==> flow/design.v <==
module system_bus
	#(parameter DATA_WIDTH = 8, 
	parameter ADDR_WIDTH = 14, 
	parameter NO_OF_MASTER = 4, 
	parameter NO_OF_SLAVE = 8,
	parameter [NO_OF_SLAVE*ADDR_WIDTH-1:0] SLAVE_BASE_ADDR = {14'd10, 14'd20, 14'd30, 14'd40, 14'd50, 14'd60, 14'd70, 14'd80}, 
	parameter [NO_OF_SLAVE*ADDR_WIDTH-1:0] SLAVE_END_ADDR = {14'd19, 14'd29, 14'd39, 14'd49, 14'd59, 14'd69, 14'd79, 14'd89}
	) 
	(
	input clk,
	input reset_n,
	input [ADDR_WIDTH*NO_OF_MASTER-1:0]  addr_avm, 
	output [DATA_WIDTH*NO_OF_MASTER-1:0]  readdata_avm,
	input [DATA_WIDTH*NO_OF_MASTER-1:0]  writedata_avm, 
	input [NO_OF_MASTER-1:0]  readen_avm,
	input [NO_OF_MASTER-1:0]  writeen_avm,
	output [NO_OF_MASTER-1:0]  readvalid_avm,
	output [NO_OF_MASTER-1:0]  writevalid_avm,
	input [NO_OF_MASTER-1:0]  waitrequest_avm,
	input [4*NO_OF_MASTER-1:0]priority_no,
	output [ADDR_WIDTH*NO_OF_SLAVE-1:0]  addr_avs,
	input [DATA_WIDTH*NO_OF_SLAVE-1:0]  readdata_avs,
	output [DATA_WIDTH*NO_OF_SLAVE-1:0]  writedata_avs,
	output [NO_OF_SLAVE-1:0]  readen_avs,
	output [NO_OF_SLAVE-1:0]  writeen_avs,
	input [NO_OF_SLAVE-1:0]  readvalid_avs,
	input [NO_OF_SLAVE-1:0]  writevalid_avs,
	output reg [NO_OF_SLAVE-1:0]  waitrequest_avs
	);
	reg [NO_OF_MASTER-1:0] readen_avm_last, writeen_avm_last, readen_avm_reg, writeen_avm_reg;
	reg [NO_OF_MASTER-1:0]  readvalid_avm_reg, readvalid_avm_reg_out, writevalid_avm_reg_out;
	reg [DATA_WIDTH-1:0]  readdata_avm_reg [NO_OF_MASTER-1:0];
	reg [7:0] readvalid_avs_last, writevalid_avs_last;
	reg [DATA_WIDTH-1:0]  readdata_avs_reg [NO_OF_SLAVE-1:0];
	reg [NO_OF_SLAVE-1:0] readvalid_avs_reg;
	reg [NO_OF_SLAVE-1:0] writevalid_avs_reg;
	wire [NO_OF_SLAVE:0] readvalid_avs_reg_x = {1'b0, readvalid_avs_reg};
	wire [NO_OF_SLAVE:0] writevalid_avs_reg_x = {1'b0, writevalid_avs_reg};
	reg [ADDR_WIDTH-1:0] addr_avs_reg [NO_OF_SLAVE-1:0];
	reg [DATA_WIDTH-1:0]  writedata_avs_reg [NO_OF_SLAVE-1:0];
	reg [NO_OF_SLAVE-1:0]  readen_avs_reg, writeen_avs_reg, readen_avs_reg_out, writeen_avs_reg_out;
	wire [ADDR_WIDTH-1:0] addr_avm_wire [NO_OF_MASTER-1:0];
	wire [DATA_WIDTH-1:0] writedata_avm_wire [NO_OF_MASTER-1:0];
	wire [3:0] priority_wire [NO_OF_MASTER-1:0];
	wire [4*NO_OF_MASTER-1:0] priority_no_with_active;
	reg [7:0] free_slaves;
	reg [3:0] last_state_stage_1_2;
	reg [1:0] master_slave_mux_master;
	reg [7:0] slave_master_demux_slave;
	reg [3:0] counter_s_p_master [NO_OF_MASTER-1:0];
	reg [3:0] value_s_p_master [NO_OF_MASTER-1:0];
	reg [7:0] slave_en_flag;
	reg [4:0] s_p_conversion_counter;
	reg [4:0] s_p_conversion_value;
	reg [3:0] s_p_conversion_counter_4;
	reg [3:0] s_p_conversion_value_4;
	reg stage_2_state;
	reg stage_4_state;
	reg [DATA_WIDTH + 2 - 1:0] shift_reg_slave;
	reg [DATA_WIDTH + ADDR_WIDTH + 2-1:0] shift_reg_master;
	reg [3:0] master_enable;
	reg [7:0] last_state_stage_3_4;
	reg [7:0] last_state_stage_3_4_single;
	reg [7:0] slave_active_stage_3;
	wire [31:0] slave_master_priority;
	wire [31:0] slave_master_priority_with_active;
	wire [3:0] master_enable_wire;
	wire m2s_serial_bus,s2m_serial_bus;
	wire [7:0] master_corresponding_slave [3:0];
	wire [3:0] master_active_stage_1;
	reg [3:0] mux_demux_slave_corresponding_master [7:0] ;
	reg [1:0] mux_demux_slave_corresponding_master_2bit [7:0] ;
	reg [2:0] master_corresponding_slave_3bit [NO_OF_MASTER-1:0];
	reg [4:0] counter_s_p_slave [NO_OF_SLAVE-1:0];
	reg [4:0] value_s_p_slave [NO_OF_SLAVE-1:0];
	reg [1:0] state_master_interface [NO_OF_MASTER-1:0];
	reg [1:0] state_slave_interface [NO_OF_SLAVE-1:0];
	reg [7:0] slave_master_mux_slave;
	reg [3:0] slave_master_mux_slave_3b;
	reg [3:0] slave_master_mux_slave_3b_tem;
	reg [3:0] master_releaser_stage;
	reg [7:0] slave_releaser_stage;
	assign master_active_stage_1=(readen_avm_reg | writeen_avm_reg) & (~last_state_stage_1_2) & (~{((master_corresponding_slave[3] & free_slaves) == 8'b0),((master_corresponding_slave[2] & free_slaves) == 8'b0),((master_corresponding_slave[1] & free_slaves) == 8'b0),((master_corresponding_slave[0] & free_slaves) == 8'b0)});
	assign slave_master_priority={priority_wire[mux_demux_slave_corresponding_master_2bit[7]],priority_wire[mux_demux_slave_corresponding_master_2bit[6]],priority_wire[mux_demux_slave_corresponding_master_2bit[5]],priority_wire[mux_demux_slave_corresponding_master_2bit[4]],priority_wire[mux_demux_slave_corresponding_master_2bit[3]],priority_wire[mux_demux_slave_corresponding_master_2bit[2]],priority_wire[mux_demux_slave_corresponding_master_2bit[1]],priority_wire[mux_demux_slave_corresponding_master_2bit[0]]};
	assign readen_avs = readen_avs_reg_out;
	assign writeen_avs = writeen_avs_reg_out;
	assign readvalid_avm=readvalid_avm_reg_out;
	assign writevalid_avm=writevalid_avm_reg_out;
	assign master_enable_wire=master_enable;
	assign m2s_serial_bus=shift_reg_master[DATA_WIDTH + ADDR_WIDTH + 1];
	assign s2m_serial_bus=shift_reg_slave[DATA_WIDTH + 1];
	genvar i, j, k;
	generate
		for ( i=0;i<NO_OF_MASTER;i=i+1)  
			begin : VECTORIZE_INTERFACE_SIGNALS
				assign priority_wire[i]=priority_no[i*4+3:i*4];
				assign addr_avm_wire[i]=addr_avm[(i+1)*ADDR_WIDTH-1:i*ADDR_WIDTH];
				assign writedata_avm_wire[i]=writedata_avm[(i+1)*DATA_WIDTH-1:i*DATA_WIDTH];
			end
		for ( k=0;k<NO_OF_MASTER;k=k+1)  
			begin : ADDRESS_DECODING_0  
				for ( i=0;i<NO_OF_SLAVE;i=i+1)
					begin : ADDRESS_DECODING_1
						assign master_corresponding_slave[k][i]=(addr_avm[ADDR_WIDTH*k-1+ADDR_WIDTH:ADDR_WIDTH*k] >= SLAVE_BASE_ADDR[(i+1)*ADDR_WIDTH-1:i*ADDR_WIDTH])? ((addr_avm[ADDR_WIDTH*k-1+ADDR_WIDTH:ADDR_WIDTH*k] <= SLAVE_END_ADDR[(i+1)*ADDR_WIDTH-1:i*ADDR_WIDTH])? 1'b1:1'b0):1'b0 ;
					end
			end
		for ( i=0;i<NO_OF_MASTER;i=i+1)  
			begin : BIT_CONVERSION_8_3
				always @(*)
					begin
						case(master_corresponding_slave[i])
							8'b00000001:
								begin
									master_corresponding_slave_3bit[i]=3'b000;
								end
							8'b00000010:
								begin
									master_corresponding_slave_3bit[i]=3'b001;
								end
							8'b00000100:
								begin
									master_corresponding_slave_3bit[i]=3'b010;
								end
							8'b00001000:
								begin
									master_corresponding_slave_3bit[i]=3'b011;
								end
							8'b00010000:
								begin
									master_corresponding_slave_3bit[i]=3'b100;
								end
							8'b00100000:
								begin
									master_corresponding_slave_3bit[i]=3'b101;
								end
							8'b01000000:
								begin
									master_corresponding_slave_3bit[i]=3'b110;
								end
							8'b10000000:
								begin
									master_corresponding_slave_3bit[i]=3'b111;
								end
							default:
								begin
									master_corresponding_slave_3bit[i]=3'b00;
								end
						endcase
					end
			end
		for ( i=0;i<NO_OF_MASTER;i=i+1)  
			begin : IDENTIFY_MASTER_REQUEST_DECTING_WITH_EDGE
				always @(posedge clk or negedge reset_n)
					if (~reset_n)
						begin
							readen_avm_reg[i]<=1'b0;
							writeen_avm_reg[i]<=1'b0;
						end
					else
					begin
						case({((~readen_avm_last[i]) & readen_avm[i]), master_releaser_stage[i]})
							2'b10,2'b11:
								begin
									readen_avm_reg[i]<=1'b1;
								end
							2'b01:
								begin
									readen_avm_reg[i]<=1'b0;
								end
							2'b00:
								begin
									readen_avm_reg[i]<=readen_avm_reg[i];
								end
							default:
								begin
									readen_avm_reg[i]<=1'b0;
								end
						endcase
						case({((~writeen_avm_last[i]) & writeen_avm[i]), master_releaser_stage[i]})
							2'b10,2'b11:
								begin
									writeen_avm_reg[i]<=1'b1;
								end
							2'b01:
								begin
									writeen_avm_reg[i]<=1'b0;
								end
							2'b00:
								begin
									writeen_avm_reg[i]<=writeen_avm_reg[i];
								end
							default:
								begin
									writeen_avm_reg[i]<=1'b0;
								end
						endcase
					end
			end
		for ( i=0;i<NO_OF_SLAVE;i=i+1)  
			begin : BIT_CONVERSION_4_2
				always @(*)
					begin
						case(mux_demux_slave_corresponding_master[i])
							4'b0001:
								begin
									mux_demux_slave_corresponding_master_2bit[i]=2'b00;
								end
							4'b0010:
								begin
									mux_demux_slave_corresponding_master_2bit[i]=2'b01;
								end
							4'b0100:
								begin
									mux_demux_slave_corresponding_master_2bit[i]=2'b10;
								end
							4'b1000:
								begin
									mux_demux_slave_corresponding_master_2bit[i]=2'b11;
								end
							default:
								begin
									mux_demux_slave_corresponding_master_2bit[i]=2'b00;
								end
						endcase
					end
			end
		for ( i=0;i<NO_OF_MASTER;i=i+1)  
			begin : DETECT_MASTER_REQUESTS_WITH_PRIORITY
				assign priority_no_with_active[i*4]=priority_no[i*4] & master_active_stage_1[i];
				assign priority_no_with_active[i*4+1]=priority_no[i*4+1] & master_active_stage_1[i];
				assign priority_no_with_active[i*4+2]=priority_no[i*4+2] & master_active_stage_1[i];
				assign priority_no_with_active[i*4+3]=priority_no[i*4+3] & master_active_stage_1[i];
			end
		for ( i=0;i<NO_OF_SLAVE;i=i+1)  
			begin : DETECT_SLAVE_READY_WITH_PRIORITY
				assign slave_master_priority_with_active[i*4]=slave_master_priority[i*4] & slave_active_stage_3[i];
				assign slave_master_priority_with_active[i*4+1]=slave_master_priority[i*4+1] & slave_active_stage_3[i];
				assign slave_master_priority_with_active[i*4+2]=slave_master_priority[i*4+2] & slave_active_stage_3[i];
				assign slave_master_priority_with_active[i*4+3]=slave_master_priority[i*4+3] & slave_active_stage_3[i];
			end
		for (i=0;i<NO_OF_SLAVE;i=i+1)  
			begin : SAMPLE_DATA_FROM_SLAVE_INTERFACE
				assign writedata_avs[(i+1)*DATA_WIDTH-1:i*DATA_WIDTH] = writedata_avs_reg[i];
				assign addr_avs[(i+1)*ADDR_WIDTH-1:i*ADDR_WIDTH]=addr_avs_reg[i]-SLAVE_BASE_ADDR[i];
				always @(posedge clk or negedge reset_n)	
					begin
						if (~reset_n)
							begin
								readvalid_avs_reg[i]<=1'b0;
								writevalid_avs_reg[i]<=1'b0;
								readdata_avs_reg[i]<=8'b0;
								waitrequest_avs[i]<=1'b0;
							end
						else	
							begin
								case ({(readvalid_avs[i] & (~readvalid_avs_last[i])),(writevalid_avs[i] & (~writevalid_avs_last[i]))})
									2'b11:
										begin
											readvalid_avs_reg[i]<=readvalid_avs[i];
											writevalid_avs_reg[i]<=writevalid_avs[i];
											readdata_avs_reg[i]<=readdata_avs[i*8+7:i*8];
											waitrequest_avs[i]<=1'b1;
										end
									2'b10:
										begin
											readvalid_avs_reg[i]<=readvalid_avs[i];
											writevalid_avs_reg[i]<=writevalid_avs[i];
											readdata_avs_reg[i]<=readdata_avs[i*8+7:i*8];
											waitrequest_avs[i]<=1'b1;
										end
									2'b01:
										begin
											readvalid_avs_reg[i]<=readvalid_avs[i];
											writevalid_avs_reg[i]<=writevalid_avs[i];
											readdata_avs_reg[i]<=readdata_avs_reg[i];
											waitrequest_avs[i]<=1'b1;
										end
									2'b00:
										begin
											readvalid_avs_reg[i]<=readvalid_avs_reg[i];
											writevalid_avs_reg[i]<=writevalid_avs_reg[i];
											readdata_avs_reg[i]<=readdata_avs_reg[i];
											waitrequest_avs[i]<=1'b0;
										end
									default:
										begin
											readvalid_avs_reg[i]<=1'b0;
											writevalid_avs_reg[i]<=1'b0;
											readdata_avs_reg[i]<=8'b0;
											waitrequest_avs[i]<=1'b0;
										end
								endcase
							end
					end
			end
		for (j=0;j<NO_OF_SLAVE;j=j+1)  
			begin : SERIAL_TO_PARALLEL_CONVERSION_AT_SLAVE_INTERFACES
				always @(posedge clk or negedge reset_n) 
					begin
						if(~reset_n)
							begin
								counter_s_p_slave[j]<=5'b0;
								value_s_p_slave[j]<=5'b0;	
								state_slave_interface[j]<=2'b0;
								writeen_avs_reg[j] <= 1'b0;
								readen_avs_reg[j] <= 1'b0;
								addr_avs_reg[j]<={ADDR_WIDTH{1'b0}};
								writedata_avs_reg[j]<=8'b0;
								writeen_avs_reg_out[j]<=1'b0;
								readen_avs_reg_out[j] <=1'b0;
							end
						else	
							begin
								case(state_slave_interface[j])
									2'b0:
										begin
											writeen_avs_reg[j] <= writeen_avs_reg[j];
											counter_s_p_slave[j]<=5'b0;
											writedata_avs_reg[j]<=writedata_avs_reg[j];
											addr_avs_reg[j]<=addr_avs_reg[j];
											value_s_p_slave[j]<=value_s_p_slave[j];
											if (slave_en_flag[j])
												begin
													state_slave_interface[j] <=2'b1;
													readen_avs_reg[j] <= m2s_serial_bus;
												end
											else
												begin
													state_slave_interface[j] <=2'b0;
													readen_avs_reg[j] <= 1'b0;
												end
											if (writeen_avs_reg_out[j] & writevalid_avs[j])
												begin
													writeen_avs_reg_out[j]<=1'b0;
												end
											else
												begin
													writeen_avs_reg_out[j]<=writeen_avs_reg_out[j];
												end
											if (readen_avs_reg_out[j] & readvalid_avs[j])
												begin
													readen_avs_reg_out[j] <=1'b0;
												end
											else
												begin
													readen_avs_reg_out[j] <=readen_avs_reg_out[j];
												end		
										end
									2'b01:
										begin
											writeen_avs_reg[j] <= m2s_serial_bus;
											readen_avs_reg[j] <= readen_avs_reg[j];			
											counter_s_p_slave[j]<=5'b0;
											state_slave_interface[j] <=2'b10;			
											writedata_avs_reg[j]<=writedata_avs_reg[j];
											addr_avs_reg[j]<=addr_avs_reg[j];			
											if(readen_avs_reg[j])
												begin
													value_s_p_slave[j]<=ADDR_WIDTH-1'b1;
												end
											else
												begin
													value_s_p_slave[j]<=ADDR_WIDTH+DATA_WIDTH-1'b1;
												end
											if (writeen_avs_reg_out[j] & writevalid_avs[j])
												begin
													writeen_avs_reg_out[j]<=1'b0;
												end
											else
												begin
													writeen_avs_reg_out[j]<=writeen_avs_reg_out[j];
												end
											if (readen_avs_reg_out[j] & readvalid_avs[j])
												begin
													readen_avs_reg_out[j] <=1'b0;
												end
											else
												begin
													readen_avs_reg_out[j] <=readen_avs_reg_out[j];
												end
										end
									2'b10:
										begin
											writeen_avs_reg[j] <= writeen_avs_reg[j];
											readen_avs_reg[j] <= readen_avs_reg[j];
											value_s_p_slave[j]<=value_s_p_slave[j];
											writedata_avs_reg[j]<={writedata_avs_reg[j],addr_avs_reg[j][ADDR_WIDTH-1]};			
											addr_avs_reg[j]<={addr_avs_reg[j],m2s_serial_bus};			
										if(value_s_p_slave[j] == counter_s_p_slave[j] )
											begin
												counter_s_p_slave[j]<=5'd0;
												writeen_avs_reg_out[j]<=writeen_avs_reg[j];
												readen_avs_reg_out[j] <= readen_avs_reg[j];
												state_slave_interface[j] <=2'b0;
											end
										else			
											begin
												counter_s_p_slave[j]<=counter_s_p_slave[j]+5'd1;
												writeen_avs_reg_out[j]<=writeen_avs_reg_out[j];
												readen_avs_reg_out[j] <=readen_avs_reg_out[j];
												state_slave_interface[j] <=2'b10;
											end					
										end
									default:
										begin
											counter_s_p_slave[j]<=5'b0;
											value_s_p_slave[j]<=5'b0;	
											state_slave_interface[j]<=2'b0;
											writeen_avs_reg[j] <= 1'b0;
											readen_avs_reg[j] <= 1'b0;
											addr_avs_reg[j]<={ADDR_WIDTH{1'b0}};
											writedata_avs_reg[j]<=8'b0;
											writeen_avs_reg_out[j]<=1'b0;
											readen_avs_reg_out[j] <=1'b0;
										end		
								endcase
							end
					end
		end
		for (j=0;j<NO_OF_MASTER;j=j+1) 
			begin : SERIAL_TO_PARALLEL_CONVERSION_AT_MASTER_INTERFACES
				assign readdata_avm[(j+1)*DATA_WIDTH-1:j*DATA_WIDTH]=readdata_avm_reg[j];
				always @(posedge clk or negedge reset_n) 
					begin
						if(~reset_n)
							begin
								counter_s_p_master[j]<=4'b0;
								value_s_p_master[j]<=4'b0;	
								state_master_interface[j]<=2'b0;
								readdata_avm_reg[j] <= 8'b0;
								readvalid_avm_reg[j] <= 1'b0;
								readvalid_avm_reg_out[j] <= 1'b0;
								writevalid_avm_reg_out[j] <= 1'b0;
							end
						else	
							begin
								case(state_master_interface[j])
									2'b0:
										begin
											counter_s_p_master[j]<=4'b0;
											value_s_p_master[j]<=value_s_p_master[j];
											readdata_avm_reg[j] <= readdata_avm_reg[j];
											if (master_enable_wire[j])
												begin
													state_master_interface[j] <=2'b1;
												end
											else
												begin
													state_master_interface[j] <=2'b0;
												end
											casex({master_enable_wire[j],(readen_avm[j] | writeen_avm[j] | waitrequest_avm[j])})
												2'b1x:
													begin
														readvalid_avm_reg[j] <= s2m_serial_bus;
														readvalid_avm_reg_out[j] <= 1'b0;
														writevalid_avm_reg_out[j] <= 1'b0;
													end
												2'b01:
													begin
														readvalid_avm_reg[j] <= readvalid_avm_reg[j];
														readvalid_avm_reg_out[j] <= readvalid_avm_reg_out[j];
														writevalid_avm_reg_out[j] <= writevalid_avm_reg_out[j];
													end
												2'b00:
													begin
														readvalid_avm_reg[j] <= 1'b0;
														readvalid_avm_reg_out[j] <= 1'b0;
														writevalid_avm_reg_out[j] <= 1'b0;
													end
												default:
													begin
														readvalid_avm_reg[j] <= 1'b0;
														readvalid_avm_reg_out[j] <= 1'b0;
														writevalid_avm_reg_out[j] <= 1'b0;
													end
											endcase
										end
									2'b01:
										begin
											counter_s_p_master[j]<=4'b0;
											readvalid_avm_reg[j] <= readvalid_avm_reg[j];
											if(readvalid_avm_reg[j])
												begin
													value_s_p_master[j]<=DATA_WIDTH-1'b1;
													state_master_interface[j] <=2'b10;
													writevalid_avm_reg_out[j] <= s2m_serial_bus;
												end
											else													
												begin
													value_s_p_master[j]<=4'd0;
													state_master_interface[j] <=2'b0;
													writevalid_avm_reg_out[j] <= s2m_serial_bus;
												end
											readvalid_avm_reg_out[j] <= 1'b0;
											readdata_avm_reg[j] <= readdata_avm_reg[j];
										end
									2'b10:
										begin
											value_s_p_master[j]<=value_s_p_master[j];
											readvalid_avm_reg[j] <= readvalid_avm_reg[j];
											readdata_avm_reg[j] <= {readdata_avm_reg[j],s2m_serial_bus}; 
											writevalid_avm_reg_out[j] <= 1'b0;
											if(value_s_p_master[j] == counter_s_p_master[j] )
												begin
													counter_s_p_master[j]<=4'd0;
													readvalid_avm_reg_out[j] <= readvalid_avm_reg[j];
													state_master_interface[j] <=2'b0;
												end
											else
												begin
													counter_s_p_master[j]<=counter_s_p_master[j]+4'd1;
													readvalid_avm_reg_out[j] <= 1'b0;
													state_master_interface[j] <=2'b10;
												end	
										end
									default:
										begin
											readdata_avm_reg[j] <= 8'b0;
											counter_s_p_master[j]<=4'b0;
											value_s_p_master[j]<=4'b0;	
											state_master_interface[j]<=2'b0;
											readvalid_avm_reg[j] <= 1'b0;
											readvalid_avm_reg_out[j] <= 1'b0;
											writevalid_avm_reg_out[j] <= 1'b0;
										end
								endcase
							end
					end
		end
	endgenerate
	always @(posedge clk or negedge reset_n)
		begin
			if(~reset_n)
				begin
					readvalid_avs_last<=8'b0;
					writevalid_avs_last<=8'b0;
					readen_avm_last<=8'b0;
					writeen_avm_last<=8'b0;
				end
			else
				begin
					readvalid_avs_last<=readvalid_avs;
					writevalid_avs_last<=writevalid_avs;
					readen_avm_last<=readen_avm;
					writeen_avm_last<=writeen_avm;
				end
		end
	always @(posedge clk or negedge reset_n) 
		begin
			if (~reset_n)
				begin
					master_slave_mux_master <=2'b0;
					slave_master_demux_slave<=8'b0;
					mux_demux_slave_corresponding_master[0] <= 4'b0;
					mux_demux_slave_corresponding_master[1] <= 4'b0;
					mux_demux_slave_corresponding_master[2] <= 4'b0;
					mux_demux_slave_corresponding_master[3] <= 4'b0;
					mux_demux_slave_corresponding_master[4] <= 4'b0;
					mux_demux_slave_corresponding_master[5] <= 4'b0;
					mux_demux_slave_corresponding_master[6] <= 4'b0;
					mux_demux_slave_corresponding_master[7] <= 4'b0;
				end
			else
				begin      
					casex({priority_no_with_active}) 
						16'b1000xxxxxxxxxxxx:
							begin
								master_slave_mux_master <=2'b11;
								slave_master_demux_slave<=master_corresponding_slave[3];
								mux_demux_slave_corresponding_master[master_corresponding_slave_3bit[3]] <= 4'b1000; 
							end
						16'b0xxx1000xxxxxxxx:
							begin
								master_slave_mux_master <=2'b10;
								slave_master_demux_slave<=master_corresponding_slave[2];
								mux_demux_slave_corresponding_master[master_corresponding_slave_3bit[2]] <= 4'b0100;
							end
						16'b0xxx0xxx1000xxxx:
							begin
								master_slave_mux_master <=2'b01;
								slave_master_demux_slave<=master_corresponding_slave[1];
								mux_demux_slave_corresponding_master[master_corresponding_slave_3bit[1]] <= 4'b0010;
							end
						16'b0xxx0xxx0xxx1000:
							begin
								master_slave_mux_master <=2'b0;
								slave_master_demux_slave<=master_corresponding_slave[0];
								mux_demux_slave_corresponding_master[master_corresponding_slave_3bit[0]] <= 4'b0001;
							end
						16'b01000xxx0xxx0xxx:
							begin
								master_slave_mux_master <=2'b11;
								slave_master_demux_slave<=master_corresponding_slave[3];
								mux_demux_slave_corresponding_master[master_corresponding_slave_3bit[3]] <= 4'b1000;
							end
						16'b00xx01000xxx0xxx:
							begin
								master_slave_mux_master <=2'b10;
								slave_master_demux_slave<=master_corresponding_slave[2];
								mux_demux_slave_corresponding_master[master_corresponding_slave_3bit[2]] <= 4'b0100;
							end
						16'b00xx00xx01000xxx:
							begin
								master_slave_mux_master <=2'b01;
								slave_master_demux_slave<=master_corresponding_slave[1];
								mux_demux_slave_corresponding_master[master_corresponding_slave_3bit[1]] <= 4'b0010;
							end
						16'b00xx00xx00xx0100:
							begin
								master_slave_mux_master <=2'b0;
								slave_master_demux_slave<=master_corresponding_slave[0];
								mux_demux_slave_corresponding_master[master_corresponding_slave_3bit[0]] <= 4'b0001;
							end
						16'b001000xx00xx00xx:
							begin
								master_slave_mux_master <=2'b11;
								slave_master_demux_slave<=master_corresponding_slave[3];
								mux_demux_slave_corresponding_master[master_corresponding_slave_3bit[3]] <= 4'b1000;
							end
						16'b000x001000xx00xx:
							begin
								master_slave_mux_master <=2'b10;
								slave_master_demux_slave<=master_corresponding_slave[2];
								mux_demux_slave_corresponding_master[master_corresponding_slave_3bit[2]] <= 4'b0100;
							end
						16'b000x000x001000xx:
							begin
								master_slave_mux_master <=2'b01;
								slave_master_demux_slave<=master_corresponding_slave[1];
								mux_demux_slave_corresponding_master[master_corresponding_slave_3bit[1]] <= 4'b0010;
							end
						16'b000x000x000x0010:
							begin
								master_slave_mux_master <=2'b0;
								slave_master_demux_slave<=master_corresponding_slave[0];
								mux_demux_slave_corresponding_master[master_corresponding_slave_3bit[0]] <= 4'b0001;
							end
						16'b0001000x000x000x:
							begin
								master_slave_mux_master <=2'b11;
								slave_master_demux_slave<=master_corresponding_slave[3];
								mux_demux_slave_corresponding_master[master_corresponding_slave_3bit[3]] <= 4'b1000;
							end
						16'b00000001000x000x:
							begin
								master_slave_mux_master <=2'b10;
								slave_master_demux_slave<=master_corresponding_slave[2];
								mux_demux_slave_corresponding_master[master_corresponding_slave_3bit[2]] <= 4'b0100;
							end
						16'b000000000001000x:
							begin
								master_slave_mux_master <=2'b01;  
								slave_master_demux_slave<=master_corresponding_slave[1];
								mux_demux_slave_corresponding_master[master_corresponding_slave_3bit[1]] <= 4'b0010;
							end
						16'b0000000000000001:
							begin
								master_slave_mux_master <=2'b0;
								slave_master_demux_slave<=master_corresponding_slave[0];
								mux_demux_slave_corresponding_master[master_corresponding_slave_3bit[0]] <= 4'b0001;
							end
						default:
							begin
								master_slave_mux_master <=2'b0;
								slave_master_demux_slave<=8'b0;
							end
					endcase
				end
		end
	always @(posedge clk or negedge reset_n) 
		begin
			if(~reset_n)
				begin
					slave_en_flag <= 8'b0;
					s_p_conversion_counter <= 5'b0;
					s_p_conversion_value<=5'b0;
					shift_reg_master<={(DATA_WIDTH+ADDR_WIDTH+2){1'b0}};
					last_state_stage_1_2<=4'b0;
					stage_2_state<=1'b0;
					free_slaves<=8'hff;
				end
			else
				begin
					case(stage_2_state)
						1'b0:  
							begin
								s_p_conversion_counter <= 5'b0;
								if (writeen_avm[master_slave_mux_master])
									begin
										s_p_conversion_value <= DATA_WIDTH+ADDR_WIDTH+1'b1; 
										shift_reg_master <= {readen_avm[master_slave_mux_master],writeen_avm[master_slave_mux_master] ,writedata_avm_wire[master_slave_mux_master], addr_avm_wire[master_slave_mux_master]};
									end
								else
									begin
										s_p_conversion_value <= ADDR_WIDTH+1'b1;
										shift_reg_master <= {readen_avm[master_slave_mux_master],writeen_avm[master_slave_mux_master] , addr_avm_wire[master_slave_mux_master], {DATA_WIDTH{1'b0}}};
									end
								if(slave_master_demux_slave!=8'b0)  
									begin 
										slave_en_flag <= slave_master_demux_slave;
										last_state_stage_1_2 <= (last_state_stage_1_2 ^ master_releaser_stage) | (1'b1 << master_slave_mux_master);
										stage_2_state <= 1'b1;
										free_slaves <= ((free_slaves|slave_releaser_stage) ^ slave_master_demux_slave);
									end
								else
									begin
										slave_en_flag<=8'b0;
										stage_2_state <= stage_2_state;
										last_state_stage_1_2 <= (last_state_stage_1_2 ^ master_releaser_stage);
										free_slaves <=(free_slaves|slave_releaser_stage);
									end
							end
						1'b1:
							begin
								s_p_conversion_value<=s_p_conversion_value;  
								slave_en_flag<=8'b0;
								last_state_stage_1_2 <= (last_state_stage_1_2 ^ master_releaser_stage);
								free_slaves<=(free_slaves|slave_releaser_stage);
								shift_reg_master<= {shift_reg_master[DATA_WIDTH+ADDR_WIDTH:0],1'b0};
								if(s_p_conversion_counter == s_p_conversion_value)
									begin
										stage_2_state <= 1'b0;
										s_p_conversion_counter <= 5'b0;
									end
								else
									begin
										stage_2_state <= stage_2_state;
										s_p_conversion_counter <= s_p_conversion_counter + 5'b1;
									end
							end
						default:
							begin
								slave_en_flag <= 8'b0;
								s_p_conversion_counter <= 5'b0;
								s_p_conversion_value<=5'b0;
								shift_reg_master<={(DATA_WIDTH+ADDR_WIDTH+2){1'b0}};
								last_state_stage_1_2<=4'b0;
								stage_2_state<=1'b0;
								free_slaves<=8'hff;
							end
					endcase
				end
		end
	always @(posedge clk or negedge reset_n)
		begin 
			if (~reset_n)
				begin
					slave_active_stage_3<=8'b0;
				end
			else
				begin
					slave_active_stage_3<=(slave_active_stage_3|(((~readvalid_avs_last) & readvalid_avs) |  ((~writevalid_avs_last) & writevalid_avs))) & (~last_state_stage_3_4);
				end
		end
	always @(posedge clk or negedge reset_n) 
		begin
			if (~reset_n)
				begin
					slave_master_mux_slave<=8'b0;
					slave_master_mux_slave_3b <= 4'b0;
				end
			else
				begin          
					if ((slave_master_priority_with_active & 32'b11110000000000000000000000000000) == 32'b10000000000000000000000000000000)
						begin
							slave_master_mux_slave<=8'b10000000; slave_master_mux_slave_3b <= 4'b111;
						end
					else if ((slave_master_priority_with_active & 32'b10001111000000000000000000000000) == 32'b00001000000000000000000000000000)
						begin
							slave_master_mux_slave<=8'b01000000; slave_master_mux_slave_3b <= 4'b110;
						end
					else if ((slave_master_priority_with_active & 32'b10001000111100000000000000000000) == 32'b00000000100000000000000000000000)
						begin
							slave_master_mux_slave<=8'b00100000; slave_master_mux_slave_3b <= 4'b101;
						end
					else if ((slave_master_priority_with_active & 32'b10001000100011110000000000000000) == 32'b00000000000010000000000000000000)
						begin
							slave_master_mux_slave<=8'b00010000; slave_master_mux_slave_3b <= 4'b100;
						end
					else if ((slave_master_priority_with_active & 32'b10001000100010001111000000000000) == 32'b00000000000000001000000000000000)
						begin
							slave_master_mux_slave<=8'b00001000; slave_master_mux_slave_3b <= 4'b011;
						end
					else if ((slave_master_priority_with_active & 32'b10001000100010001000111100000000) == 32'b00000000000000000000100000000000)
						begin
							slave_master_mux_slave<=8'b00000100; slave_master_mux_slave_3b <= 4'b010;
						end
					else if ((slave_master_priority_with_active & 32'b10001000100010001000100011110000) == 32'b00000000000000000000000010000000)
						begin
							slave_master_mux_slave<=8'b00000010; slave_master_mux_slave_3b <= 4'b001;
						end
					else if ((slave_master_priority_with_active & 32'b10001000100010001000100010001111) == 32'b00000000000000000000000000001000)
						begin
							slave_master_mux_slave<=8'b00000001; slave_master_mux_slave_3b <= 4'b000;
						end
					else if ((slave_master_priority_with_active & 32'b11111000100010001000100010001000) == 32'b01000000000000000000000000000000)
						begin
							slave_master_mux_slave<=8'b10000000; slave_master_mux_slave_3b <= 4'b111;
						end
					else if ((slave_master_priority_with_active & 32'b11001111100010001000100010001000) == 32'b00000100000000000000000000000000)
						begin
							slave_master_mux_slave<=8'b01000000; slave_master_mux_slave_3b <= 4'b110;
						end
					else if ((slave_master_priority_with_active & 32'b11001100111110001000100010001000) == 32'b00000000010000000000000000000000)
						begin
							slave_master_mux_slave<=8'b00100000; slave_master_mux_slave_3b <= 4'b101;
						end
					else if ((slave_master_priority_with_active & 32'b11001100110011111000100010001000) == 32'b00000000000001000000000000000000)
						begin
							slave_master_mux_slave<=8'b00010000; slave_master_mux_slave_3b <= 4'b100;
						end
					else if ((slave_master_priority_with_active & 32'b11001100110011001111100010001000) == 32'b00000000000000000100000000000000)
						begin
							slave_master_mux_slave<=8'b00001000; slave_master_mux_slave_3b <= 4'b011;
						end
					else if ((slave_master_priority_with_active & 32'b11001100110011001100111110001000) == 32'b00000000000000000000010000000000)
						begin
							slave_master_mux_slave<=8'b00000100; slave_master_mux_slave_3b <= 4'b010;
						end
					else if ((slave_master_priority_with_active & 32'b11001100110011001100110011111000) == 32'b00000000000000000000000001000000)
						begin
							slave_master_mux_slave<=8'b00000010; slave_master_mux_slave_3b <= 4'b001;
						end
					else if ((slave_master_priority_with_active & 32'b11001100110011001100110011001111) == 32'b00000000000000000000000000000100)
						begin
							slave_master_mux_slave<=8'b00000001; slave_master_mux_slave_3b <= 4'b000;
						end
					else if ((slave_master_priority_with_active & 32'b11111100110011001100110011001100) == 32'b00100000000000000000000000000000)
						begin
							slave_master_mux_slave<=8'b10000000; slave_master_mux_slave_3b <= 4'b111;
						end
					else if ((slave_master_priority_with_active & 32'b11101111110011001100110011001100) == 32'b00000010000000000000000000000000)
						begin
							slave_master_mux_slave<=8'b01000000; slave_master_mux_slave_3b <= 4'b110;
						end
					else if ((slave_master_priority_with_active & 32'b11101110111111001100110011001100) == 32'b00000000001000000000000000000000)
						begin
							slave_master_mux_slave<=8'b00100000; slave_master_mux_slave_3b <= 4'b101;
						end
					else if ((slave_master_priority_with_active & 32'b11101110111011111100110011001100) == 32'b00000000000000100000000000000000)
						begin
							slave_master_mux_slave<=8'b00010000; slave_master_mux_slave_3b <= 4'b100;
						end
					else if ((slave_master_priority_with_active & 32'b11101110111011101111110011001100) == 32'b00000000000000000010000000000000)
						begin
							slave_master_mux_slave<=8'b00001000; slave_master_mux_slave_3b <= 4'b011;
						end
					else if ((slave_master_priority_with_active & 32'b11101110111011101110111111001100) == 32'b00000000000000000000001000000000)
						begin
							slave_master_mux_slave<=8'b00000100; slave_master_mux_slave_3b <= 4'b010;
						end
					else if ((slave_master_priority_with_active & 32'b11101110111011101110111011111100) == 32'b00000000000000000000000000100000)
						begin
							slave_master_mux_slave<=8'b00000010; slave_master_mux_slave_3b <= 4'b001;
						end
					else if ((slave_master_priority_with_active & 32'b11101110111011101110111011101111) == 32'b00000000000000000000000000000010)
						begin
							slave_master_mux_slave<=8'b00000001; slave_master_mux_slave_3b <= 4'b000;
						end
					else if ((slave_master_priority_with_active & 32'b11111110111011101110111011101110) == 32'b00010000000000000000000000000000)
						begin
							slave_master_mux_slave<=8'b10000000; slave_master_mux_slave_3b <= 4'b111;
						end
					else if ((slave_master_priority_with_active & 32'b11111111111011101110111011101110) == 32'b00000001000000000000000000000000)
						begin
							slave_master_mux_slave<=8'b01000000; slave_master_mux_slave_3b <= 4'b110;
						end
					else if ((slave_master_priority_with_active & 32'b11111111111111101110111011101110) == 32'b00000000000100000000000000000000)
						begin
							slave_master_mux_slave<=8'b00100000; slave_master_mux_slave_3b <= 4'b101;
						end
					else if ((slave_master_priority_with_active & 32'b11111111111111111110111011101110) == 32'b00000000000000010000000000000000)
						begin
							slave_master_mux_slave<=8'b00010000; slave_master_mux_slave_3b <= 4'b100;
						end
					else if ((slave_master_priority_with_active & 32'b11111111111111111111111011101110) == 32'b00000000000000000001000000000000)
						begin
							slave_master_mux_slave<=8'b00001000; slave_master_mux_slave_3b <= 4'b011;
						end
					else if ((slave_master_priority_with_active & 32'b11111111111111111111111111101110) == 32'b00000000000000000000000100000000)
						begin
							slave_master_mux_slave<=8'b00000100; slave_master_mux_slave_3b <= 4'b010;
						end
					else if ((slave_master_priority_with_active & 32'b11111111111111111111111111111110) == 32'b00000000000000000000000000010000)
						begin
							slave_master_mux_slave<=8'b00000010; slave_master_mux_slave_3b <= 4'b001;
						end
					else if ((slave_master_priority_with_active & 32'b11111111111111111111111111111111) == 32'b00000000000000000000000000000001)
						begin
							slave_master_mux_slave<=8'b00000001; slave_master_mux_slave_3b <= 4'b000;
						end
					else
						begin
							slave_master_mux_slave<=8'b0; slave_master_mux_slave_3b <= 4'b1000;
						end
				end
		end
	always @(posedge clk or negedge reset_n) 
		begin
			if(!reset_n)
				begin
					s_p_conversion_counter_4 <= 4'b0;
					s_p_conversion_value_4 <= 4'b0;
					stage_4_state <= 1'b0;
					shift_reg_slave <= {(DATA_WIDTH + 2){1'b0}}; 
					last_state_stage_3_4<=8'b0;
					last_state_stage_3_4_single<=8'b0;
					master_enable<=4'b0;
					slave_master_mux_slave_3b_tem<=4'b0;
				end
			else
				begin
					case(stage_4_state)
						1'b0:
							begin
								last_state_stage_3_4_single<=8'b0;
								s_p_conversion_counter_4 <= 4'b0;
								if (readvalid_avs_reg_x[slave_master_mux_slave_3b])
									begin
										shift_reg_slave <= {readvalid_avs_reg_x[slave_master_mux_slave_3b], writevalid_avs_reg_x[slave_master_mux_slave_3b], readdata_avs_reg[slave_master_mux_slave_3b]};
										s_p_conversion_value_4 <= DATA_WIDTH+1'b1;
									end
								else
									begin
										shift_reg_slave <= {readvalid_avs_reg_x[slave_master_mux_slave_3b], writevalid_avs_reg_x[slave_master_mux_slave_3b],{DATA_WIDTH{1'b0}}};
										s_p_conversion_value_4 <= 4'd1;
									end
								if(slave_master_mux_slave!=8'b0)
									begin
										stage_4_state <= 1'b1;
										last_state_stage_3_4<=(last_state_stage_3_4^slave_releaser_stage)| (1'b1 << slave_master_mux_slave_3b);
										master_enable<=mux_demux_slave_corresponding_master[slave_master_mux_slave_3b];
									end
								else
									begin
										stage_4_state <= stage_4_state;
										last_state_stage_3_4<=(last_state_stage_3_4^slave_releaser_stage);
										master_enable<=4'b0;
									end
								slave_master_mux_slave_3b_tem<=slave_master_mux_slave_3b;
							end
						1'b1:
							begin
								slave_master_mux_slave_3b_tem<=slave_master_mux_slave_3b_tem;
								master_enable<=4'b0;
								shift_reg_slave[DATA_WIDTH + 1:0] <= {shift_reg_slave[DATA_WIDTH:0],1'b0};
								last_state_stage_3_4<=(last_state_stage_3_4^slave_releaser_stage);
								if(s_p_conversion_counter_4 == s_p_conversion_value_4)
									begin
										stage_4_state <= 1'b0;
										s_p_conversion_counter_4 <= 4'b0;
										last_state_stage_3_4_single<=(1'b1 << slave_master_mux_slave_3b_tem);
									end
								else
									begin
										stage_4_state <= stage_4_state;
										s_p_conversion_counter_4 <= s_p_conversion_counter_4 + 4'b1;
										last_state_stage_3_4_single<=8'b0;
									end
							end
					endcase
				end
		end
		always @(posedge clk or negedge reset_n)  
			begin
				if (~reset_n)
					begin
						master_releaser_stage<=4'b0;
						slave_releaser_stage<=8'b0;
					end
				else
					begin
						case(last_state_stage_3_4_single)
							8'b10000000:
								begin
									master_releaser_stage<=mux_demux_slave_corresponding_master[7];
									slave_releaser_stage<=8'b10000000;
								end
							8'b01000000:
								begin
									master_releaser_stage<=mux_demux_slave_corresponding_master[6];
									slave_releaser_stage<=8'b01000000;
								end
							8'b00100000:
								begin
									master_releaser_stage<=mux_demux_slave_corresponding_master[5];
									slave_releaser_stage<=8'b00100000;
								end
							8'b00010000:
								begin
									master_releaser_stage<=mux_demux_slave_corresponding_master[4];
									slave_releaser_stage<=8'b00010000;
								end
							8'b00001000:
								begin
									master_releaser_stage<=mux_demux_slave_corresponding_master[3];
									slave_releaser_stage<=8'b00001000;
								end
							8'b00000100:
								begin
									master_releaser_stage<=mux_demux_slave_corresponding_master[2];
									slave_releaser_stage<=8'b00000100;
								end
							8'b00000010:
								begin
									master_releaser_stage<=mux_demux_slave_corresponding_master[1];
									slave_releaser_stage<=8'b00000010;
								end
							8'b00000001:
								begin
									master_releaser_stage<=mux_demux_slave_corresponding_master[0];
									slave_releaser_stage<=8'b00000001;
								end
							default:
								begin
									master_releaser_stage<=4'b0;
									slave_releaser_stage<=8'b0;
								end
						endcase		
					end
			end
endmodule
# Tool chain data of system_bus
# Tool output for the design above, in the order of the flow.
# Lines are those of the file above, counted from 1.
# Operators: Yosys type, input widths -> output width; for muxes data width and select width s.
# Cell names lack the library's common part.
# A cell with n/a has no value.
# setup
design	system_bus
clock	clk
cell_library	sky130hd
lib_corner	tt_025C_1v80

# Word-level counts
# Counts by Yosys on the flattened word-level netlist (proc, flatten, opt, wreduce). Print and check cells are left out. Cells with the same type and inputs are merged into one.
# bits
romBits	0
memories	0
ff_bits	680
input_bits	198
ramBits	0
output_inout_bits	240
latch_bits	0
clocked_rd_ports_x_width	0
# classes
n_shift	7
n_cmp	64
addsub	16
mul	0
n_eq	320
n_div	0
n_logic	149
reduce_and_logical	157
mux	470
# op_table
operator	n
$mux 4	78
$mux 8	37
$pmux 8 s2	16
$pmux 4 s4	16
$pmux 14 s2	8
$ge 14x6->1 const B	12
$le 14x6->1 const B	12
$le 14x7->1 const B	12
$mux 1	145
$mux 5	28
$pmux 1 s2	66
$reduce_or 2->1	64
$pmux 8 s8	2
$pmux 2 s3	21
$eq 2x2->1 const B	62
$ge 14x5->1 const B	8
$le 14x5->1 const B	8
$ge 14x7->1 const B	8
$ne 2x1->1 const B	48
$pmux 5 s2	9
$and 1x1->1	88
$pmux 3 s7	4
$eq 2x1->1 const B	41
$logic_not 2->1	41
$pmux 8 s4	2
$pmux 4 s8	2
$eq 3x3->1 const B	20
$ge 14x4->1 const B	4
# Other operator kinds: 90; their cells: 321.

# Longest topological paths
# Depth = most cells in a row (Yosys ltp): at word level without a register or memory, in the mapped netlist without a sequential cell, where the memories' decode and read muxes count.
# depth
ltp_word	38
abc_area	0
ltp_mapped	15

# Netlist
# Source: synth_stat.txt of the flow (Yosys; design flattened, memories mapped). It holds for the ABC_AREA given above (unset counts as 0); a run with the other value may have another netlist.
# synth_totals
cells	3423
buf_cells	183
flip_flops	660
synth_area_um2	31884.3
# types
cell	n
dfrtp_1	640
nand2_1	845
nand3_1	265
o21ai_0	172
nor2_1	223
mux4_2	28
clkbuf_1	151
xor2_1	64
dfstp_2	20
a22o_1	48
xnor2_1	43
nand2b_1	58
mux2_2	31
inv_1	92
nor2b_1	55
mux2i_1	27
a21oi_1	53
a22oi_1	35
# Other cell types: 83; their cells: 573.

# Timing after synthesis
# Path of least setup slack by OpenSTA after synthesis, without wires, with an ideal clock, recovery checks aside; 20% of the period is set as input and as output delay. Where synthesis merged equal registers, the netlist keeps one of their names.
# synth_timing
path_type	input-to-reg
start	input port addr_avm[45]
end	register mux_demux_slave_corresponding_master[3][2]
arrival_time_ns	4.118
delay_ns	2.843
driving_pins	12
path_buffers	1
slack_ns	2.757
setup_ns	0.125
input_delay_ns	1.400
clock_period_ns	7.0
period_less_setup_slack_ns	4.243
# "delay_ns" = arrival - input delay + setup time.
# "driving_pins" counts driving pins, that of a launching flip-flop among them; a cell with two outputs on the path counts twice.
# "period_less_setup_slack_ns" = period - worst setup slack (recovery checks aside). The figure is calculated, with input and output delays left at 20% of the set period.
# Between the ends stands the longest chain of elaborated cells between them, by number of cells; it is not shown to be the way that was timed. Of several equally long chains one is given.
# A line is the first line of the expression or statement that the cell stems from. Yosys adds cells for indexed reads and writes and turns some case tables into memories.
# At most two assigning lines are given for a register; there are more.
# synth_via
cell_sequence	buf_6 > and3_4 > a22o_1 > a32o_1 > a211o_1 > and2_4 > and4_1 > nor4_2 > nor3_2 > a41o_1 > a221oi_4 > mux2_4
elab_chain_cells	12
cone_cells	77
# synth_lines
element	line_no	text
from (decl)	12	input [ADDR_WIDTH*NO_OF_MASTER-1:0] addr_avm,
$le 14x7->1	104	assign master_corresponding_slave[k][i]=(addr_avm[ADDR_WIDTH*k-1+ADDR_WIDTH:ADDR_WIDTH*k] >= SLAVE_BASE_ADDR[( ...
$mux 1 x2	104
$and 8x8->8	83	assign master_active_stage_1=(readen_avm_reg | writeen_avm_reg) & (~last_state_stage_1_2) & (~{((master_corres ...
$logic_not 8->1	83
$not 4->4	83
$and 4x4->4	83
$and 1x1->1	229	assign priority_no_with_active[i*4]=priority_no[i*4] & master_active_stage_1[i];
$eq 16x1->1	565	casex({priority_no_with_active})
$reduce_or 4->1	n/a
$ne 2x1->1	n/a
$reduce_and 5->1	n/a
to (assign)	557	mux_demux_slave_corresponding_master[3] <= 4'b0;
to (assign)	570	mux_demux_slave_corresponding_master[master_corresponding_slave_3bit[3]] <= 4'b1000;
to (decl)	71	reg [3:0] mux_demux_slave_corresponding_master [7:0] ;

# Path in the finished layout
# From the final timing report of flow run A: the path of least setup slack in the routed layout; clock arrival at registers is part of the times.
# layout_timing
path_type	input-to-reg
start	input port addr_avm[48]
end	register mux_demux_slave_corresponding_master[3][2]
clock_period_ns	8.59
input_delay_ns	1.72
driving_pins	12
slack_ns	3.19
path_buffers	1
setup_ns	0.08
arrival_time_ns	5.92
# Between the ends stands the longest chain of elaborated cells between them, by number of cells; it is not shown to be the way that was timed. Of several equally long chains one is given.
# At most two assigning lines are given for a register; there are more.
# layout_via
cell_sequence	clkdlybuf4s50_1 > or2_1 > or4_1 > nand4_1 > a211o_1 > a32oi_1 > o2111ai_1 > o32a_1 > a2bb2oi_1 > nor2_1 > a221oi_4 > mux2_4
elab_chain_cells	12
cone_cells	77
# layout_lines
element	line_no	text
from (decl)	12	input [ADDR_WIDTH*NO_OF_MASTER-1:0] addr_avm,
$le 14x7->1	104	assign master_corresponding_slave[k][i]=(addr_avm[ADDR_WIDTH*k-1+ADDR_WIDTH:ADDR_WIDTH*k] >= SLAVE_BASE_ADDR[( ...
$mux 1 x2	104
$and 8x8->8	83	assign master_active_stage_1=(readen_avm_reg | writeen_avm_reg) & (~last_state_stage_1_2) & (~{((master_corres ...
$logic_not 8->1	83
$not 4->4	83
$and 4x4->4	83
$and 1x1->1	229	assign priority_no_with_active[i*4]=priority_no[i*4] & master_active_stage_1[i];
$eq 16x1->1	565	casex({priority_no_with_active})
$reduce_or 4->1	n/a
$ne 2x1->1	n/a
$reduce_and 5->1	n/a
to (assign)	557	mux_demux_slave_corresponding_master[3] <= 4'b0;
to (assign)	570	mux_demux_slave_corresponding_master[master_corresponding_slave_3bit[3]] <= 4'b1000;
to (decl)	71	reg [3:0] mux_demux_slave_corresponding_master [7:0] ;

Add stored flow runs of system_bus

Measured data: module system_bus, platform sky130hd, 2 stored runs of the flow under differing settings, order arbitrary. Input and output delays are each 20% of the period that was set; the output load is 0.01 pF.
"achieved_clock_period_ns" means the clock period less the worst setup slack. The figure is calculated, with input and output delays left at 20% of the set period.
"timing.worst_path_ns": the worst setup path's part of the clock period (all of it between registers, 20% less for each end at a port) less its slack. A launch clock that arrives late makes it longer, a capture clock that arrives late makes it shorter.
"power_total_uw" is the tool's figure for a default switching activity; nothing was simulated.

Flow run A, flow files:
==> flow/run.sh <==
#!/bin/bash
# the make line also repeats the synthesis and layout settings of config.mk as NAME=value (left out here)
make -C /OpenROAD-flow-scripts/flow DESIGN_CONFIG=/design/flow/config.mk WORK_HOME=/design/flow/orfs CLKGATE_MAP_FILE= finish
==> flow/config.mk <==
export PLATFORM = sky130hd
export DESIGN_NAME = system_bus
export DESIGN_NICKNAME = system_bus
export VERILOG_FILES = /design/flow/design.v
export SDC_FILE = /design/flow/constraint.sdc
export NUM_CORES = 4
export LEC_CHECK = 0
export CAP_MARGIN = 20
export CORE_ASPECT_RATIO = 0.95
export CORE_MARGIN = 2
export CORE_UTILIZATION = 53
export CTS_CLUSTER_DIAMETER = 263
export CTS_CLUSTER_SIZE = 68
export PLACE_DENSITY_LB_ADDON = 0.29
export SETUP_SLACK_MARGIN = -0.79
export SLEW_MARGIN = 20
export TNS_END_PERCENT = 5
==> flow/constraint.sdc <==
create_clock -name core_clock -period 8.59 [get_ports {clk}]
set_input_delay 1.7180 -clock core_clock [delete_from_list [all_inputs] [get_ports {clk}]]
set_output_delay 1.7180 -clock core_clock [all_outputs]
set_load 0.01 [all_outputs]

==> results of flow run A, as CSV <==
result,value
design_die_area_um2,62138.4
setup_worst_slack_ns,3.186
timing.worst_path_ns,3.69
worst_setup_path_type,"input-to-reg"
synthesis_area_um2,31884.3
ws_hold_ns,0.424
final_setup_tns_ns,0.000
power_total_uw,5998
utilization_pct,62.5
stdcell_area_um2,37146.9
achieved_clock_period_ns,5.404

Flow run B, flow files:
==> flow/run.sh <==
#!/bin/bash
# the make line also repeats the synthesis and layout settings of config.mk as NAME=value (left out here)
make -C /OpenROAD-flow-scripts/flow DESIGN_CONFIG=/design/flow/config.mk WORK_HOME=/design/flow/orfs CLKGATE_MAP_FILE= finish
==> flow/config.mk <==
export PLATFORM = sky130hd
export DESIGN_NAME = system_bus
export DESIGN_NICKNAME = system_bus
export VERILOG_FILES = /design/flow/design.v
export SDC_FILE = /design/flow/constraint.sdc
export NUM_CORES = 4
export LEC_CHECK = 0
export ABC_AREA = 1
export CAP_MARGIN = 25
export CELL_PAD_IN_SITES_DETAIL_PLACEMENT = 1
export CELL_PAD_IN_SITES_GLOBAL_PLACEMENT = 1
export CORE_ASPECT_RATIO = 0.61
export CORE_MARGIN = 4
export CORE_UTILIZATION = 40
export MAX_ROUTING_LAYER = met4
export SLEW_MARGIN = 5
==> flow/constraint.sdc <==
create_clock -name core_clock -period 8.98 [get_ports {clk}]
set_input_delay 1.7960 -clock core_clock [delete_from_list [all_inputs] [get_ports {clk}]]
set_output_delay 1.7960 -clock core_clock [all_outputs]
set_load 0.01 [all_outputs]

==> results of flow run B, as CSV <==
result,value
design_die_area_um2,89488.4
setup_worst_slack_ns,3.831
timing.worst_path_ns,3.35
worst_setup_path_type,"input-to-reg"
synthesis_area_um2,33851.2
ws_hold_ns,0.414
final_setup_tns_ns,0.000
power_total_uw,7001
utilization_pct,49.6
stdcell_area_um2,41646.2
achieved_clock_period_ns,5.149
